==> flow/design.v <==
`timescale 1ns / 1ps
module apb_master(
    input pclk, presetn, pready, pslverr, 
    input [31:0] prdata,wdata,addr,
    input start,write,
    input [3:0] strb,
    input [2:0] prot,
    output reg psel,penable,pwrite,
    output reg [31:0] paddr,pwdata,
    output reg [3:0] pstrb,
    output reg [2:0] pprot,
    output reg done,error,
    output reg [31:0] rdata
    );
    parameter idle=2'b00,
              setup=2'b01,
              access=2'b10;
    reg [1:0] state, next;  
    always @(posedge pclk, negedge presetn) 
    begin
        if(!presetn) state<=idle;
        else state<=next;
    end 
    always @(*) begin
        case(state)
        idle: next = start?setup:idle;
        setup: next = access;
        access: next=pready?idle:access;
        default: next=idle;
    endcase    
    end 
    always @(posedge pclk,negedge presetn)
    begin
        if(!presetn) begin
        psel<=0;
        penable<=0;
        done<=0;
        error<=0;
        paddr <= 0;
        pwrite <= 0;
        pwdata <= 0;
        pstrb <= 0;
        pprot <= 0;
        rdata <= 0;
        end else begin
        case(state)
        idle: begin
            done<=0;
            error<=0;
            psel<=0;
            penable<=0;
        end
        setup: begin
            psel<=1;
            penable<=0;
            paddr<=addr;
            pwrite<=write;
            pwdata<=wdata;
            pstrb<=strb;
            pprot<=prot;
        end
        access: begin
            penable<=1;
            if(pready) begin
                done<=1;
                error<=pslverr;
                if(!write) rdata<=prdata;
            end
        end
    endcase
    end
    end      
endmodule
`timescale 1ns / 1ps
module apb_slave #(
    parameter base_addr = 32'h0000_0000
)(
    input         pclk,
    input         presetn,
    input         psel,
    input         penable,
    input         pwrite,
    input  [31:0] paddr,
    input  [31:0] pwdata,
    input  [3:0]  pstrb,
    input  [2:0]  pprot,
    output reg [31:0] prdata,
    output reg        pready,
    output reg        pslverr
);
    reg [31:0] regfile [0:3];
    wire [1:0] reg_sel    = paddr[3:2];
    wire       addr_valid = (paddr[31:4] == base_addr[31:4]);
    always @(posedge pclk or negedge presetn) begin
        if (!presetn) begin
            pready <= 0;
        end else begin
            pready <= (psel && penable);  
        end
    end
    always @(posedge pclk or negedge presetn) begin
        if (!presetn) begin
            pslverr <= 0;
        end else if (psel && penable) begin
            pslverr <= ~addr_valid;
        end else begin
            pslverr <= 0;
        end
    end
    always @(posedge pclk or negedge presetn) begin
        if (!presetn) begin
            regfile[0] <= 0;
            regfile[1] <= 0;
            regfile[2] <= 0;
            regfile[3] <= 0;
        end else if (psel && penable && pwrite && addr_valid) begin
            if (pstrb[0]) regfile[reg_sel][7:0]   <= pwdata[7:0];
            if (pstrb[1]) regfile[reg_sel][15:8]  <= pwdata[15:8];
            if (pstrb[2]) regfile[reg_sel][23:16] <= pwdata[23:16];
            if (pstrb[3]) regfile[reg_sel][31:24] <= pwdata[31:24];
        end
    end
    always @(posedge pclk or negedge presetn) begin
        if (!presetn) begin
            prdata <= 0;
        end else if (psel && penable && !pwrite && addr_valid) begin
            prdata <= regfile[reg_sel];
        end
    end
endmodule
`timescale 1ns / 1ps
module apb_top(
    input        pclk,
    input        presetn,
    input        start,
    input        write,
    input [31:0] addr,
    input [31:0] wdata,
    input [3:0]  strb,
    input [2:0]  prot,
    output [31:0] rdata,
    output        done,
    output        error
);
    wire        psel;
    wire        penable;
    wire        pwrite;
    wire [31:0] paddr;
    wire [31:0] pwdata;
    wire [3:0]  pstrb;
    wire [2:0]  pprot;
    wire [31:0] prdata_int;
    wire        pready_int;
    wire        pslverr_int;
    wire psel0 = psel && (paddr[31:12] == 20'h00000);   
    wire psel1 = psel && (paddr[31:12] == 20'h0001);   
    wire [31:0] prdata0;
    wire        pready0;
    wire        pslverr0;
    wire [31:0] prdata1;
    wire        pready1;
    wire        pslverr1;
    assign prdata_int = psel0 ? prdata0
                      : psel1 ? prdata1
                      : 32'h0000_0000;
    assign pready_int = psel0 ? pready0
                      : psel1 ? pready1
                      : penable;
    assign pslverr_int= psel0 ? pslverr0
                      : psel1 ? pslverr1
                      : 1'b1;
    apb_master master (
        .pclk    (pclk),
        .presetn (presetn),
        .start   (start),
        .write   (write),
        .addr    (addr),
        .wdata   (wdata),
        .strb    (strb),
        .prot    (prot),
        .psel    (psel),
        .penable (penable),
        .pwrite  (pwrite),
        .paddr   (paddr),
        .pwdata  (pwdata),
        .pstrb   (pstrb),
        .pprot   (pprot),
        .done    (done),
        .error   (error),
        .rdata   (rdata),
        .prdata  (prdata_int),
        .pready  (pready_int),
        .pslverr (pslverr_int)
    );
    apb_slave #(.base_addr(32'h0000_0000)) slave0 (
        .pclk    (pclk),
        .presetn (presetn),
        .psel    (psel0),
        .penable (penable),
        .pwrite  (pwrite),
        .paddr   (paddr),
        .pwdata  (pwdata),
        .pstrb   (pstrb),
        .pprot   (pprot),
        .prdata  (prdata0),
        .pready  (pready0),
        .pslverr (pslverr0)
    );
    apb_slave #(.base_addr(32'h0000_1000)) slave1 (
        .pclk    (pclk),
        .presetn (presetn),
        .psel    (psel1),
        .penable (penable),
        .pwrite  (pwrite),
        .paddr   (paddr),
        .pwdata  (pwdata),
        .pstrb   (pstrb),
        .pprot   (pprot),
        .prdata  (prdata1),
        .pready  (pready1),
        .pslverr (pslverr1)
    );
endmodule
### Tool chain data of apb_top

The steps from the RTL of apb_top to its reports follow in flow order.
Lines are those of the file above, counted from 1.
Operators: Yosys type, input widths -> output width; for muxes data width and select width s.
Library cell names are shortened.
The mark n/a stands for no value.

| set-up | value |
|---|---|
| top module | apb_top |
| clock input | pclk |
| library | sky130hd |
| corner | tt_025C_1v80 |

### Word level

Counts by Yosys on the flattened word-level netlist (proc, flatten, opt, wreduce). Print and check cells are left out.

| word-level totals | value |
|---|---|
| memory bits (writable) | 0 |
| bits in read-only memories | 0 |
| memories kept | 0 |
| word-level cells | 133 |
| register bits | 431 |
| clocked read ports x word width | 0 |
| bits in latches | 0 |
| bits of input ports | 75 |
| output and inout port bits | 34 |

| cells by class | value |
|---|---|
| reduce/logical cells | 55 |
| equality and inequality tests | 8 |
| shifts and indexed selects | 0 |
| multiply operators | 0 |
| muxes and demuxes | 19 |
| magnitude comparators | 0 |
| div/mod/pow operators | 0 |
| $add $sub $neg | 0 |
| bitwise gates (word level) | 3 |

Operators with widths:

| operator | number |
|---|---|
| $pmux 32 s4 | 2 |
| $reduce_and 3->1 | 33 |
| $mux 32 | 2 |
| $eq 28x9->1 const B | 1 |
| $logic_not 28->1 | 1 |
| $eq 20x1->1 const B | 1 |
| $logic_not 20->1 | 1 |
| $logic_and 1x1->1 | 12 |
| $mux 1 | 9 |
| $pmux 1 s2 | 4 |
| $eq 2x2->1 const B | 3 |
| $reduce_bool 2->1 | 3 |
| $pmux 2 s3 | 1 |
| $eq 2x1->1 const B | 2 |
| $logic_not 2->1 | 2 |
| $not 1->1 | 3 |
| $ne 2x2->1 const B | 1 |
| $reduce_and 2->1 | 1 |
| $reduce_or 2->1 | 1 |
| $mux 2 | 1 |
| $logic_not 1->1 | 1 |

### Logic depth

Yosys ltp: most cells in a row. Word level: on the elaborated netlist, between registers, memories and ports. Mapped: between sequential cells and ports; inverters and the memories' decode and read muxes count.

| logic depth | value |
|---|---|
| depth in word-level cells | 6 |
| ABC_AREA | 1 |
| depth in mapped cells | 12 |
| gate-level depth less buffers | 11 |

### After synthesis

The flow's flattened synthesis, as Yosys stat reports it; memories are mapped. The netlist is that of the ABC_AREA named above (0 if unset); the other value can give another one.
The area totals of this step are shown rounded.

| synthesis totals | value |
|---|---|
| mapped flip-flops | 430 |
| sequential area | 0.0108 mm² |
| cell area after synthesis | 0.018 mm² |
| buffers | 82 |
| standard cells after synthesis | 1953 |

Cell types:

| type | number | total area (µm²) |
|---|---|---|
| dfrtp_1 | 429 | 1.07E+04 |
| nand2_1 | 835 | 3.13E+03 |
| o21ai_0 | 200 | 1000.96 |
| a221oi_1 | 50 | 437.92 |
| inv_1 | 77 | 289.027 |
| o21ai_1 | 55 | 275.264 |
| a22o_1 | 31 | 271.51 |
| a22oi_1 | 32 | 240.23 |
| nand2_4 | 20 | 225.216 |
| clkbuf_1 | 59 | 221.462 |
| o21ai_2 | 25 | 218.96 |
| buf_6 | 17 | 191.434 |
| nor2_1 | 41 | 153.898 |
| nor2_4 | 11 | 123.869 |
| nand3_1 | 23 | 115.11 |
| a21oi_1 | 15 | 75.072 |
| nand4_1 | 5 | 31.28 |
| dfstp_2 | 1 | 26.275 |

Not listed: further types 15, cells in them 27.

### Timing after synthesis

OpenSTA on the mapped netlist: ideal clock, no wires. The path of least setup slack (recovery checks aside). Input and output delay are each 20% of the period. Register names are those of the netlist, which keeps one name where synthesis merged equal registers.

| timing path post-synthesis | value |
|---|---|
| path type | flip-flop to flip-flop |
| start point | register master.paddr[7] |
| end point | register slave1.regfile[1][21] |
| launch time at the first pin | 0.000 ns |
| delay of the path | 1.985 ns |
| data required time | 3.881 ns |
| period | 4.0 ns |
| stages on the path | 11 |
| arrival time | 1.866 ns |
| path buffers | 2 |
| setup time | 0.119 ns |
| setup slack | 2.014 ns |
| synthesis period reached | 1.986 ns |

"delay of the path" = arrival - input delay + setup time.
"stages on the path" counts driving pins, that of a launching flip-flop among them; a cell with two outputs on the path counts twice.
"synthesis period reached" is the clock period less the worst setup slack; recovery checks do not enter. This is arithmetic on one report: input and output delays are still those of the set period (20% each).
Between the ends stands the longest chain of elaborated cells between them, by number of cells; it is not shown to be the way that was timed. Of several equally long chains one is given.
A line is the first line of the expression or statement that the cell stems from. Yosys adds cells for indexed reads and writes and turns some case tables into memories.

| between the ends, post-synthesis | value |
|---|---|
| cells stage by stage | dfrtp_1 -> inv_1 -> nand3_1 -> nor3_1 -> nand3_2 -> nor3_4 -> buf_12 -> nand2_4 -> buf_6 -> nand2_1 -> o21ai_2 |
| length of the longest elaborated chain | 3 |
| elaborated cells between the ends (all ways) | 3 |
| source lines of those cells | 2 |
| those cells by class | 1 x eq/ne; 2 x reduce/logical |

Ends and longest elaborated chain, post-synthesis:

| item | RTL line | RTL |
|---|---|---|
| from (decl) | 9 | `output reg [31:0] paddr,pwdata,` |
| from (assign) | 39 | `paddr <= 0;` |
| from (assign) | 56 | `paddr<=addr;` |
| $eq 28x9->1 | 93 | `wire       addr_valid = (paddr[31:4] == base_addr[31:4]);` |
| $logic_and 1x1->1 | 116 | `end else if (psel && penable && pwrite && addr_valid) begin` |
| $reduce_and 3->1 | n/a |  |
| to (assign) | 113 | `regfile[1] <= 0;` |
| to (assign) | 119 | `if (pstrb[2]) regfile[reg_sel][23:16] <= pwdata[23:16];` |
| to (decl) | 91 | `reg [31:0] regfile [0:3];` |

### Worst path after layout

Path of least setup slack in the final report of run 1 (OpenROAD, finished layout, wires in). Where an end is a register, its clock arrival counts in the times.

| timing path post-layout | value |
|---|---|
| path type | flip-flop to flip-flop |
| start point | register master.paddr[8] |
| end point | register slave1.regfile[3][15] |
| path buffers | 1 |
| setup slack | 1.20 ns |
| arrival time | 3.26 ns |
| launch time at the first pin | 0.54 ns |
| period | 4.0 ns |
| data required time | 4.45 ns |
| stages on the path | 9 |
| setup time | 0.09 ns |

Between the ends stands the longest chain of elaborated cells between them, by number of cells; it is not shown to be the way that was timed. Of several equally long chains one is given.

| between the ends, post-layout | value |
|---|---|
| cells stage by stage | dfrtp_1 -> inv_1 -> nand4_1 -> nor3_1 -> nand3_2 -> nor3_4 -> buf_4 -> nand2_1 -> o21ai_0 |
| length of the longest elaborated chain | 3 |
| elaborated cells between the ends (all ways) | 3 |
| source lines of those cells | 2 |
| those cells by class | 1 x eq/ne; 2 x reduce/logical |

Ends and longest elaborated chain, post-layout:

| item | RTL line | RTL |
|---|---|---|
| from (decl) | 9 | `output reg [31:0] paddr,pwdata,` |
| from (assign) | 39 | `paddr <= 0;` |
| from (assign) | 56 | `paddr<=addr;` |
| $eq 28x9->1 | 93 | `wire       addr_valid = (paddr[31:4] == base_addr[31:4]);` |
| $logic_and 1x1->1 | 116 | `end else if (psel && penable && pwrite && addr_valid) begin` |
| $reduce_and 3->1 | n/a |  |
| to (assign) | 115 | `regfile[3] <= 0;` |
| to (assign) | 118 | `if (pstrb[1]) regfile[reg_sel][15:8]  <= pwdata[15:8];` |
| to (decl) | 91 | `reg [31:0] regfile [0:3];` |

==> runs of apb_top <==
Design apb_top on sky130hd. What follows are 4 stored runs of the flow, each under its own settings; their order means nothing. The constraints put input and output delay at 20% of the set period each and load the outputs with 0.01 pF.
"reached clock period" means the clock period less the worst setup slack. The figure is calculated, with input and output delays left at 20% of the set period.
"worst setup path time" is the time allowed to the run's worst setup path (the clock period less input and output delay, where it has them) less its slack. Clock arrival times count: a late capture clock shortens it, a late launch clock lengthens it.
Values from the reports are rounded here.

## Run 1

==> flow/run.sh <==
#!/bin/bash
# the make line also repeats the synthesis and layout settings of config.mk as NAME=value (left out here)
make -C /OpenROAD-flow-scripts/flow DESIGN_CONFIG=/design/flow/config.mk WORK_HOME=/design/flow/orfs CLKGATE_MAP_FILE= finish
==> flow/config.mk <==
export PLATFORM = sky130hd
export DESIGN_NAME = apb_top
export DESIGN_NICKNAME = apb_top
export VERILOG_FILES = /design/flow/design.v
export SDC_FILE = /design/flow/constraint.sdc
export NUM_CORES = 4
export LEC_CHECK = 0
export ABC_AREA = 1
export CAP_MARGIN = 20
export CORE_MARGIN = 2
export CORE_UTILIZATION = 40
export CTS_CLUSTER_DIAMETER = 201
export CTS_CLUSTER_SIZE = 23
export MIN_ROUTING_LAYER = met1
export SETUP_SLACK_MARGIN = 0.4
export SLEW_MARGIN = 20
==> flow/constraint.sdc <==
create_clock -name core_clock -period 4.0 [get_ports {pclk}]
set_input_delay 0.8000 -clock core_clock [delete_from_list [all_inputs] [get_ports {pclk}]]
set_output_delay 0.8000 -clock core_clock [all_outputs]
set_load 0.01 [all_outputs]

| result of run 1 | value |
|---|---|
| reached clock period | 2.804 ns |
| total die area | 0.0466 mm² |
| utilization | 45.5% |
| worst slack on setup checks | 1.20 ns |
| worst setup path time | 2.80 ns |
| worst path kind | flip-flop to flip-flop |
| mapped cell area after synthesis | 0.018 mm² |

## Run 2

==> flow/run.sh <==
#!/bin/bash
# the make line also repeats the synthesis and layout settings of config.mk as NAME=value (left out here)
make -C /OpenROAD-flow-scripts/flow DESIGN_CONFIG=/design/flow/config.mk WORK_HOME=/design/flow/orfs CLKGATE_MAP_FILE= finish
==> flow/config.mk <==
export PLATFORM = sky130hd
export DESIGN_NAME = apb_top
export DESIGN_NICKNAME = apb_top
export VERILOG_FILES = /design/flow/design.v
export SDC_FILE = /design/flow/constraint.sdc
export NUM_CORES = 4
export LEC_CHECK = 0
export CAP_MARGIN = 20
export CELL_PAD_IN_SITES_GLOBAL_PLACEMENT = 3
export CORE_MARGIN = 2
export CORE_UTILIZATION = 37
export CTS_CLUSTER_DIAMETER = 303
export CTS_CLUSTER_SIZE = 69
export PLACE_DENSITY_LB_ADDON = 0.24
export SETUP_SLACK_MARGIN = 0.19
export SLEW_MARGIN = 20
export TNS_END_PERCENT = 85
==> flow/constraint.sdc <==
create_clock -name core_clock -period 2.06 [get_ports {pclk}]
set_input_delay 0.4120 -clock core_clock [delete_from_list [all_inputs] [get_ports {pclk}]]
set_output_delay 0.4120 -clock core_clock [all_outputs]
set_load 0.01 [all_outputs]

| result of run 2 | value |
|---|---|
| reached clock period | 2.272 ns |
| total die area | 0.0527 mm² |
| utilization | 47.6% |
| worst slack on setup checks | -0.212 ns |
| worst setup path time | 2.27 ns |
| worst path kind | flip-flop to flip-flop |
| mapped cell area after synthesis | 0.0188 mm² |

## Run 3

==> flow/run.sh <==
#!/bin/bash
# the make line also repeats the synthesis and layout settings of config.mk as NAME=value (left out here)
make -C /OpenROAD-flow-scripts/flow DESIGN_CONFIG=/design/flow/config.mk WORK_HOME=/design/flow/orfs CLKGATE_MAP_FILE= finish
==> flow/config.mk <==
export PLATFORM = sky130hd
export DESIGN_NAME = apb_top
export DESIGN_NICKNAME = apb_top
export VERILOG_FILES = /design/flow/design.v
export SDC_FILE = /design/flow/constraint.sdc
export NUM_CORES = 4
export LEC_CHECK = 0
export CAP_MARGIN = 20
export CORE_MARGIN = 2
export CORE_UTILIZATION = 40
export CTS_CLUSTER_DIAMETER = 201
export CTS_CLUSTER_SIZE = 23
export MIN_ROUTING_LAYER = met2
export SLEW_MARGIN = 20
==> flow/constraint.sdc <==
create_clock -name core_clock -period 4.0 [get_ports {pclk}]
set_input_delay 0.8000 -clock core_clock [delete_from_list [all_inputs] [get_ports {pclk}]]
set_output_delay 0.8000 -clock core_clock [all_outputs]
set_load 0.01 [all_outputs]

| result of run 3 | value |
|---|---|
| reached clock period | 2.983 ns |
| total die area | 0.0488 mm² |
| utilization | 45.8% |
| worst slack on setup checks | 1.02 ns |
| worst setup path time | 2.98 ns |
| worst path kind | flip-flop to flip-flop |
| mapped cell area after synthesis | 0.0188 mm² |

## Run 4

==> flow/run.sh <==
#!/bin/bash
# the make line also repeats the synthesis and layout settings of config.mk as NAME=value (left out here)
make -C /OpenROAD-flow-scripts/flow DESIGN_CONFIG=/design/flow/config.mk WORK_HOME=/design/flow/orfs CLKGATE_MAP_FILE= finish
==> flow/config.mk <==
export PLATFORM = sky130hd
export DESIGN_NAME = apb_top
export DESIGN_NICKNAME = apb_top
export VERILOG_FILES = /design/flow/design.v
export SDC_FILE = /design/flow/constraint.sdc
export NUM_CORES = 4
export LEC_CHECK = 0
export ABC_AREA = 0
export CAP_MARGIN = 10
export CORE_MARGIN = 10
export CORE_UTILIZATION = 40
export CTS_CLUSTER_DIAMETER = 293
export CTS_CLUSTER_SIZE = 91
export HOLD_SLACK_MARGIN = 0.06
export MIN_ROUTING_LAYER = met1
export SETUP_SLACK_MARGIN = 1.01
export SLEW_MARGIN = 0
==> flow/constraint.sdc <==
create_clock -name core_clock -period 4.0 [get_ports {pclk}]
set_input_delay 0.8000 -clock core_clock [delete_from_list [all_inputs] [get_ports {pclk}]]
set_output_delay 0.8000 -clock core_clock [all_outputs]
set_load 0.01 [all_outputs]

| result of run 4 | value |
|---|---|
| reached clock period | 2.774 ns |
| total die area | 0.0561 mm² |
| utilization | 44.8% |
| worst slack on setup checks | 1.23 ns |
| worst setup path time | 2.77 ns |
| worst path kind | flip-flop to flip-flop |
| mapped cell area after synthesis | 0.0188 mm² |
